==> flow/design.v <==
`timescale 1ns / 1ps
module gain_core #(
    parameter integer DWIDTH = 16,  
    parameter integer GWIDTH = 16,  
    parameter integer FBITS  = 12   
)(
    input  wire                     clk,
    input  wire                     rst_n,      
    input  wire                     ce,         
    input  wire                     en,         
    input  wire signed [DWIDTH-1:0] data_i,     
    input  wire signed [GWIDTH-1:0] data_gain,  
    output reg  signed [DWIDTH-1:0] data_o      
);
    wire signed [DWIDTH+GWIDTH-1:0] mult_raw;
    wire signed [DWIDTH+GWIDTH-1:0] mult_rounded;
    wire signed [DWIDTH+GWIDTH-1-FBITS:0] mult_scaled;
    localparam signed [DWIDTH-1:0] MAX_VAL = {1'b0, {(DWIDTH-1){1'b1}}};  
    localparam signed [DWIDTH-1:0] MIN_VAL = {1'b1, {(DWIDTH-1){1'b0}}};  
    assign mult_raw = data_i * data_gain;
    assign mult_rounded = mult_raw + (1 << (FBITS-1));
    assign mult_scaled = mult_rounded >>> FBITS;
    always @(posedge clk) begin
        if (!rst_n) begin
            data_o <= 0;
        end else if (ce) begin
            if (!en) begin
                data_o <= data_i;
            end else begin
                if (mult_scaled > MAX_VAL) begin
                    data_o <= MAX_VAL;
                end else if (mult_scaled < MIN_VAL) begin
                    data_o <= MIN_VAL;
                end else begin
                    data_o <= mult_scaled[DWIDTH-1:0];
                end
            end
        end
    end
endmodule
`timescale 1ns / 1ps
module axis_gain_wrapper #(
    parameter integer C_S_AXI_DATA_WIDTH = 32,
    parameter integer C_S_AXI_ADDR_WIDTH = 4,
    parameter integer AUDIO_WIDTH        = 16,
    parameter integer GAIN_FBITS         = 12
)(
    input  wire aclk,
    input  wire aresetn,
    input  wire [31:0] s_axis_tdata,
    input  wire        s_axis_tlast,
    input  wire        s_axis_tvalid,
    output wire        s_axis_tready,
    output wire [31:0] m_axis_tdata,
    output wire        m_axis_tlast,
    output wire        m_axis_tvalid,
    input  wire        m_axis_tready,
    input  wire [C_S_AXI_ADDR_WIDTH-1:0] s_axi_awaddr,
    input  wire                          s_axi_awvalid,
    output reg                           s_axi_awready,
    input  wire [C_S_AXI_DATA_WIDTH-1:0] s_axi_wdata,
    input  wire [3:0]                    s_axi_wstrb,
    input  wire                          s_axi_wvalid,
    output reg                           s_axi_wready,
    output reg  [1:0]                    s_axi_bresp,
    output reg                           s_axi_bvalid,
    input  wire                          s_axi_bready,
    input  wire [C_S_AXI_ADDR_WIDTH-1:0] s_axi_araddr,
    input  wire                          s_axi_arvalid,
    output reg                           s_axi_arready,
    output reg  [C_S_AXI_DATA_WIDTH-1:0] s_axi_rdata,
    output reg  [1:0]                    s_axi_rresp,
    output reg                           s_axi_rvalid,
    input  wire                          s_axi_rready
);
    reg [31:0] reg_control;
    reg [31:0] reg_gain_l;
    reg [31:0] reg_gain_r;
    wire [1:0] addr_w = s_axi_awaddr[3:2];
    wire [1:0] addr_r = s_axi_araddr[3:2];
    always @(posedge aclk) begin
        if (!aresetn) begin
            s_axi_awready <= 1'b0;
            s_axi_wready  <= 1'b0;
            s_axi_bvalid  <= 1'b0;
            s_axi_bresp   <= 2'b00;
            reg_control <= 32'b0;
            reg_gain_l  <= 32'h0000_1000;  
            reg_gain_r  <= 32'h0000_1000;
        end else begin
            if (!s_axi_awready && s_axi_awvalid && s_axi_wvalid) begin
                s_axi_awready <= 1'b1;
                s_axi_wready  <= 1'b1;
                case (addr_w)
                    2'h0: reg_control <= s_axi_wdata;
                    2'h1: reg_gain_l  <= s_axi_wdata;
                    2'h2: reg_gain_r  <= s_axi_wdata;
                    default: ;
                endcase
            end else begin
                s_axi_awready <= 1'b0;
                s_axi_wready  <= 1'b0;
            end
            if (s_axi_awready && !s_axi_bvalid) begin
                s_axi_bvalid <= 1'b1;
                s_axi_bresp  <= 2'b00;
            end else if (s_axi_bready) begin
                s_axi_bvalid <= 1'b0;
            end
        end
    end
    always @(posedge aclk) begin
        if (!aresetn) begin
            s_axi_arready <= 1'b0;
            s_axi_rvalid  <= 1'b0;
            s_axi_rdata   <= 32'b0;
            s_axi_rresp   <= 2'b00;
        end else begin
            if (!s_axi_arready && s_axi_arvalid) begin
                s_axi_arready <= 1'b1;
                s_axi_rvalid  <= 1'b1;
                case (addr_r)
                    2'h0: s_axi_rdata <= reg_control;
                    2'h1: s_axi_rdata <= reg_gain_l;
                    2'h2: s_axi_rdata <= reg_gain_r;
                    default: s_axi_rdata <= 32'b0;
                endcase
            end else begin
                s_axi_arready <= 1'b0;
                if (s_axi_rvalid && s_axi_rready)
                    s_axi_rvalid <= 1'b0;
            end
        end
    end
    reg valid_d;
    reg last_d;
    wire stream_ready = m_axis_tready || !valid_d;
    assign s_axis_tready = stream_ready;
    assign m_axis_tvalid = valid_d;
    assign m_axis_tlast  = last_d;
    wire core_ce     = stream_ready;
    wire gain_enable = reg_control[0];
    gain_core #(
        .DWIDTH(AUDIO_WIDTH),
        .GWIDTH(16),
        .FBITS (GAIN_FBITS)
    ) u_gain_l (
        .clk       (aclk),
        .rst_n     (aresetn),
        .ce        (core_ce),
        .en        (gain_enable),
        .data_i    (s_axis_tdata[15:0]),
        .data_gain (reg_gain_l[15:0]),
        .data_o    (m_axis_tdata[15:0])
    );
    gain_core #(
        .DWIDTH(AUDIO_WIDTH),
        .GWIDTH(16),
        .FBITS (GAIN_FBITS)
    ) u_gain_r (
        .clk       (aclk),
        .rst_n     (aresetn),
        .ce        (core_ce),
        .en        (gain_enable),
        .data_i    (s_axis_tdata[31:16]),
        .data_gain (reg_gain_r[15:0]),
        .data_o    (m_axis_tdata[31:16])
    );
    always @(posedge aclk) begin
        if (!aresetn) begin
            valid_d <= 1'b0;
            last_d  <= 1'b0;
        end else if (stream_ready) begin
            valid_d <= s_axis_tvalid;
            last_d  <= s_axis_tlast;
        end
    end
endmodule
From RTL to reports: axis_gain_wrapper --
Tool output for the design above, in the order of the flow. Line numbers count from 1 in the design file above. A cell with - has no value.
Inputs: top module axis_gain_wrapper, clock input aclk, cell library sky130hd, library corner tt_025C_1v80

After elaboration --
Counts by Yosys on the flattened word-level netlist (proc, flatten, opt, wreduce; memories kept). Register bits leave out memories and registers merged into their read ports (data or address). Print and check cells are left out. Cells with the same type and inputs are merged into one.
Word-level totals: flip-flop bits (word level) 166, input port bits 86, output and inout port bits 76, cells after elaboration 54
Cells by class: add/subtract/negate cells 2, multipliers 2, $lt $le $gt $ge 4, equality and inequality tests 4, mux-type cells 13, reductions and logical operators 17
Operators with widths (number):
- 16-bit by 16-bit multiplier with 32-bit output | 2
- 32-bit parallel mux with 3-bit select | 1
- 16-bit two-way mux | 6
- 32-bit by 13-bit adder with 32-bit output with constant B | 2
- 20-bit by 16-bit greater-than comparator with 1-bit output with constant B | 2
- 20-bit by 16-bit < comparator with 1-bit output with constant B | 2
- 2-bit AND reduction | 3
- 1-bit two-way mux | 6
- 1-bit logical AND | 5
- 1-bit logical NOT | 4
- 2-bit by 1-bit == test with 1-bit output with constant B | 2
- 2-bit == test with constant B | 2
- 2-bit logical NOT | 2
- 2-bit nonzero test | 2
- 1-bit logical OR | 1

Longest topological paths --
Longest topological path by Yosys (ltp), each cell counted once; first at word level (registers and memories cut), then after technology mapping (sequential cells cut; the memories' decode and read muxes count).
Logic depth: depth in word-level cells 6, ABC_AREA 0, mapped depth 27, mapped depth without buffers 23

Synthesis result --
Yosys stat after the flow's synthesis: flattened, memories mapped to cells. It holds for the ABC_AREA given above (unset counts as 0); a run with the other value may have another netlist. The area totals of this step are shown rounded.
Mapped netlist: mapped cells 3002, chip area (Yosys) 26000 um^2, mapped flip-flops 166
Cells by type (number):
- sky130_fd_sc_hd__fa_1 | 524
- sky130_fd_sc_hd__dfxtp_1 | 166
- sky130_fd_sc_hd__inv_1 | 581
- sky130_fd_sc_hd__ha_1 | 154
- sky130_fd_sc_hd__nand2_1 | 490
- sky130_fd_sc_hd__and2_1 | 237
- sky130_fd_sc_hd__a21oi_1 | 188
- sky130_fd_sc_hd__clkbuf_1 | 149
- sky130_fd_sc_hd__nor2_1 | 118
- sky130_fd_sc_hd__xnor2_1 | 43
- sky130_fd_sc_hd__mux2i_1 | 34
- sky130_fd_sc_hd__a211oi_1 | 39
- sky130_fd_sc_hd__o21ai_0 | 52
- sky130_fd_sc_hd__a21o_1 | 24
- sky130_fd_sc_hd__xor2_1 | 19
- sky130_fd_sc_hd__o21a_1 | 17
- sky130_fd_sc_hd__o21ai_1 | 21
- sky130_fd_sc_hd__nand2b_1 | 14
Not listed: further types 46, cells in them 132. The figures by module come from a second, unflattened synthesis with its own total; it is not the netlist above.
Unflattened totals: cell total of the unflattened synthesis 2946, area total of the unflattened synthesis 27000 um^2
Rows give one instance, submodules left out.
Modules:
- gain_core | instances 2, cells 1192, area 11000 um^2
- axis_gain_wrapper | instances 1, cells 562, area 5700 um^2

Worst setup path after synthesis --
OpenSTA on the mapped netlist: ideal clock, no wires. The path of least setup slack (recovery checks aside). Input and output delay are each 20% of the period. Register names are those of the netlist, which keeps one name where synthesis merged equal registers.
Timing after synthesis: path kind in2reg, from in s_axis_tdata[15], to reg u_gain_l.data_o[2], clock period 8.0 ns, external input delay 1.600 ns, setup time 0.123 ns, time at the first pin 1.600 ns, arrival 7.867 ns, slack 0.011 ns, path delay 6.390 ns, stages on the path 26, synthesis period reached 7.989 ns
"path delay" = arrival - input delay + setup time. "stages on the path" counts driving pins, that of a launching flip-flop among them; a cell with two outputs on the path counts twice. "synthesis period reached" is the clock period less the worst setup slack; recovery checks do not enter. This is arithmetic on one report: input and output delays are still those of the set period (20% each). The rows between start and end are the longest chain of elaborated cells between them; the timing report does not say that the signal goes this way. Where chains are equally long, one stands for them. Each line given opens the expression or statement behind the cell; cells for indexed reads and writes are added by Yosys, which also makes memories of some case tables. At most two assigning lines are given for a register; there are more.
On the way, after synthesis: cells stage by stage sky130_fd_sc_hd__clkbuf_1 sky130_fd_sc_hd__clkbuf_1 sky130_fd_sc_hd__nand2_1 sky130_fd_sc_hd__fa_1 sky130_fd_sc_hd__inv_1 sky130_fd_sc_hd__fa_1 sky130_fd_sc_hd__inv_1 sky130_fd_sc_hd__fa_1 sky130_fd_sc_hd__inv_1 sky130_fd_sc_hd__fa_1 sky130_fd_sc_hd__inv_1 sky130_fd_sc_hd__fa_1 sky130_fd_sc_hd__inv_1 sky130_fd_sc_hd__fa_1 sky130_fd_sc_hd__ha_1 sky130_fd_sc_hd__nand4_1 sky130_fd_sc_hd__or2_2 sky130_fd_sc_hd__nor2_1 sky130_fd_sc_hd__o211ai_1 sky130_fd_sc_hd__nand2_1 sky130_fd_sc_hd__nor2_1 sky130_fd_sc_hd__xnor2_1 sky130_fd_sc_hd__o31ai_1 sky130_fd_sc_hd__buf_2 sky130_fd_sc_hd__o21a_1 sky130_fd_sc_hd__o21ai_0, length of the longest elaborated chain 6, elaborated cells between the ends (all ways) 7, classes of those cells add/sub: 1; mul: 1; compare: 2; mux: 3
RTL lines, path after synthesis:
- from (decl) | RTL line 50 | input  wire [31:0] s_axis_tdata,
- 16-bit by 16-bit multiplier with 32-bit output | RTL line 20 | assign mult_raw = data_i * data_gain;
- 32-bit by 13-bit adder with 32-bit output | RTL line 21 | assign mult_rounded = mult_raw + (1 << (FBITS-1));
- 20-bit by 16-bit < comparator with 1-bit output | RTL line 32 | end else if (mult_scaled < MIN_VAL) begin
- 16-bit two-way mux | RTL line 32
- 16-bit two-way mux | RTL line 30 | if (mult_scaled > MAX_VAL) begin
- 16-bit two-way mux | RTL line 27 | if (!en) begin
- to (assign) | RTL line 28 | data_o <= data_i;
- to (assign) | RTL line 35 | data_o <= mult_scaled[DWIDTH-1:0];
- to (decl) | RTL line 13 | output reg  signed [DWIDTH-1:0] data_o

Path in the finished layout --
Path of least setup slack in the final report of flow run 1 (OpenROAD, finished layout, wires in). Where an end is a register, its clock arrival counts in the times.
Timing post-layout: path kind in2reg, from in s_axis_tdata[27], to reg u_gain_r.data_o[0], clock period 12.2 ns, external input delay 2.44 ns, setup time 0.07 ns, time at the first pin 2.44 ns, arrival 10.26 ns, slack 2.35 ns, stages on the path 23
The rows between start and end are the longest chain of elaborated cells between them; the timing report does not say that the signal goes this way. Where chains are equally long, one stands for them. At most two assigning lines are given for a register; there are more.
On the way, post-layout: cells stage by stage sky130_fd_sc_hd__clkdlybuf4s50_1 sky130_fd_sc_hd__and2_1 sky130_fd_sc_hd__fa_1 sky130_fd_sc_hd__inv_1 sky130_fd_sc_hd__fa_1 sky130_fd_sc_hd__fa_1 sky130_fd_sc_hd__inv_1 sky130_fd_sc_hd__fa_1 sky130_fd_sc_hd__fa_1 sky130_fd_sc_hd__inv_1 sky130_fd_sc_hd__fa_1 sky130_fd_sc_hd__inv_1 sky130_fd_sc_hd__ha_1 sky130_fd_sc_hd__nand4_1 sky130_fd_sc_hd__a211oi_1 sky130_fd_sc_hd__a22oi_2 sky130_fd_sc_hd__a21boi_4 sky130_fd_sc_hd__a311oi_4 sky130_fd_sc_hd__o31a_2 sky130_fd_sc_hd__xor2_1 sky130_fd_sc_hd__a41o_1 sky130_fd_sc_hd__a21oi_1 sky130_fd_sc_hd__o21ai_0, length of the longest elaborated chain 6, elaborated cells between the ends (all ways) 7, classes of those cells add/sub: 1; mul: 1; compare: 2; mux: 3
RTL lines, path post-layout:
- from (decl) | RTL line 50 | input  wire [31:0] s_axis_tdata,
- 16-bit by 16-bit multiplier with 32-bit output | RTL line 20 | assign mult_raw = data_i * data_gain;
- 32-bit by 13-bit adder with 32-bit output | RTL line 21 | assign mult_rounded = mult_raw + (1 << (FBITS-1));
- 20-bit by 16-bit < comparator with 1-bit output | RTL line 32 | end else if (mult_scaled < MIN_VAL) begin
- 16-bit two-way mux | RTL line 32
- 16-bit two-way mux | RTL line 30 | if (mult_scaled > MAX_VAL) begin
- 16-bit two-way mux | RTL line 27 | if (!en) begin
- to (assign) | RTL line 28 | data_o <= data_i;
- to (assign) | RTL line 35 | data_o <= mult_scaled[DWIDTH-1:0];
- to (decl) | RTL line 13 | output reg  signed [DWIDTH-1:0] data_o

# Flow runs of axis_gain_wrapper

Record of 4 stored runs of the RTL-to-layout flow on axis_gain_wrapper, platform sky130hd. The runs are unordered. Constraints: input delay and output delay 20% of the set period each, output load 0.01 pF.
"clock period reached": clock period set for the run, less the worst setup slack. It is reckoned from that one timing run; input and output delays stay at 20% of the period that was set.
"total power of the final layout" rests on the timing tool's default activity at the inputs, not on a simulated workload.
The results are shown rounded.

* Flow run 1 | settings: CAP_MARGIN 30; CORE_UTILIZATION 46; CTS_CLUSTER_DIAMETER 167; SETUP_SLACK_MARGIN -0.73; TNS_END_PERCENT 95; period_ns 12.2; CORE_MARGIN 2; SLEW_MARGIN 20 | results: mapped cell area after synthesis 26000 um^2; standard-cell area after routing 29000 um^2; worst setup slack after layout 2.4 ns; clock period reached 9.849 ns; total negative slack on setup checks 0.000 ns; worst hold slack in the final report 0.45 ns; total power of the final layout 2000 µW; utilization after layout 0.51; area of the die 59000 um^2
* Flow run 2 | settings: period_ns 8.0; CAP_MARGIN 20; CORE_MARGIN 2; CORE_UTILIZATION 40; SLEW_MARGIN 20 | results: mapped cell area after synthesis 26000 um^2; standard-cell area after routing 31000 um^2; worst setup slack after layout 0.28 ns; clock period reached 7.719 ns; total negative slack on setup checks 0.000 ns; worst hold slack in the final report 0.45 ns; total power of the final layout 3300 µW; utilization after layout 0.48; area of the die 67000 um^2
* Flow run 3 | settings: CAP_MARGIN 0; CELL_PAD_IN_SITES_DETAIL_PLACEMENT 1; CELL_PAD_IN_SITES_GLOBAL_PLACEMENT 3; CORE_ASPECT_RATIO 1.51; CORE_UTILIZATION 46; CTS_CLUSTER_DIAMETER 167; CTS_CLUSTER_SIZE 85; GPL_ROUTABILITY_DRIVEN 1; MAX_ROUTING_LAYER met4; PLACE_DENSITY 0.77; SETUP_SLACK_MARGIN -0.73; SLEW_MARGIN 10; TNS_END_PERCENT 95; period_ns 8.14; CORE_MARGIN 2 | results: mapped cell area after synthesis 26000 um^2; standard-cell area after routing 31000 um^2; worst setup slack after layout 0.010 ns; clock period reached 8.130 ns; total negative slack on setup checks 0.000 ns; worst hold slack in the final report 0.45 ns; total power of the final layout 3400 µW; utilization after layout 0.55; area of the die 59000 um^2
* Flow run 4 | settings: CELL_PAD_IN_SITES_DETAIL_PLACEMENT 1; CORE_ASPECT_RATIO 1.86; CORE_UTILIZATION 21; CTS_CLUSTER_DIAMETER 315; GPL_ROUTABILITY_DRIVEN 0; GPL_TIMING_DRIVEN 1; HOLD_SLACK_MARGIN 0.04; MAX_ROUTING_LAYER met5; MIN_ROUTING_LAYER met1; PLACE_DENSITY_LB_ADDON 0.05; period_ns 4.86; CAP_MARGIN 20; CORE_MARGIN 2; SLEW_MARGIN 20 | results: mapped cell area after synthesis 26000 um^2; standard-cell area after routing 36000 um^2; worst setup slack after layout -1.9 ns; clock period reached 6.770 ns; total negative slack on setup checks -59 ns; worst hold slack in the final report 0.46 ns; total power of the final layout 6500 µW; utilization after layout 0.29; area of the die 130000 um^2
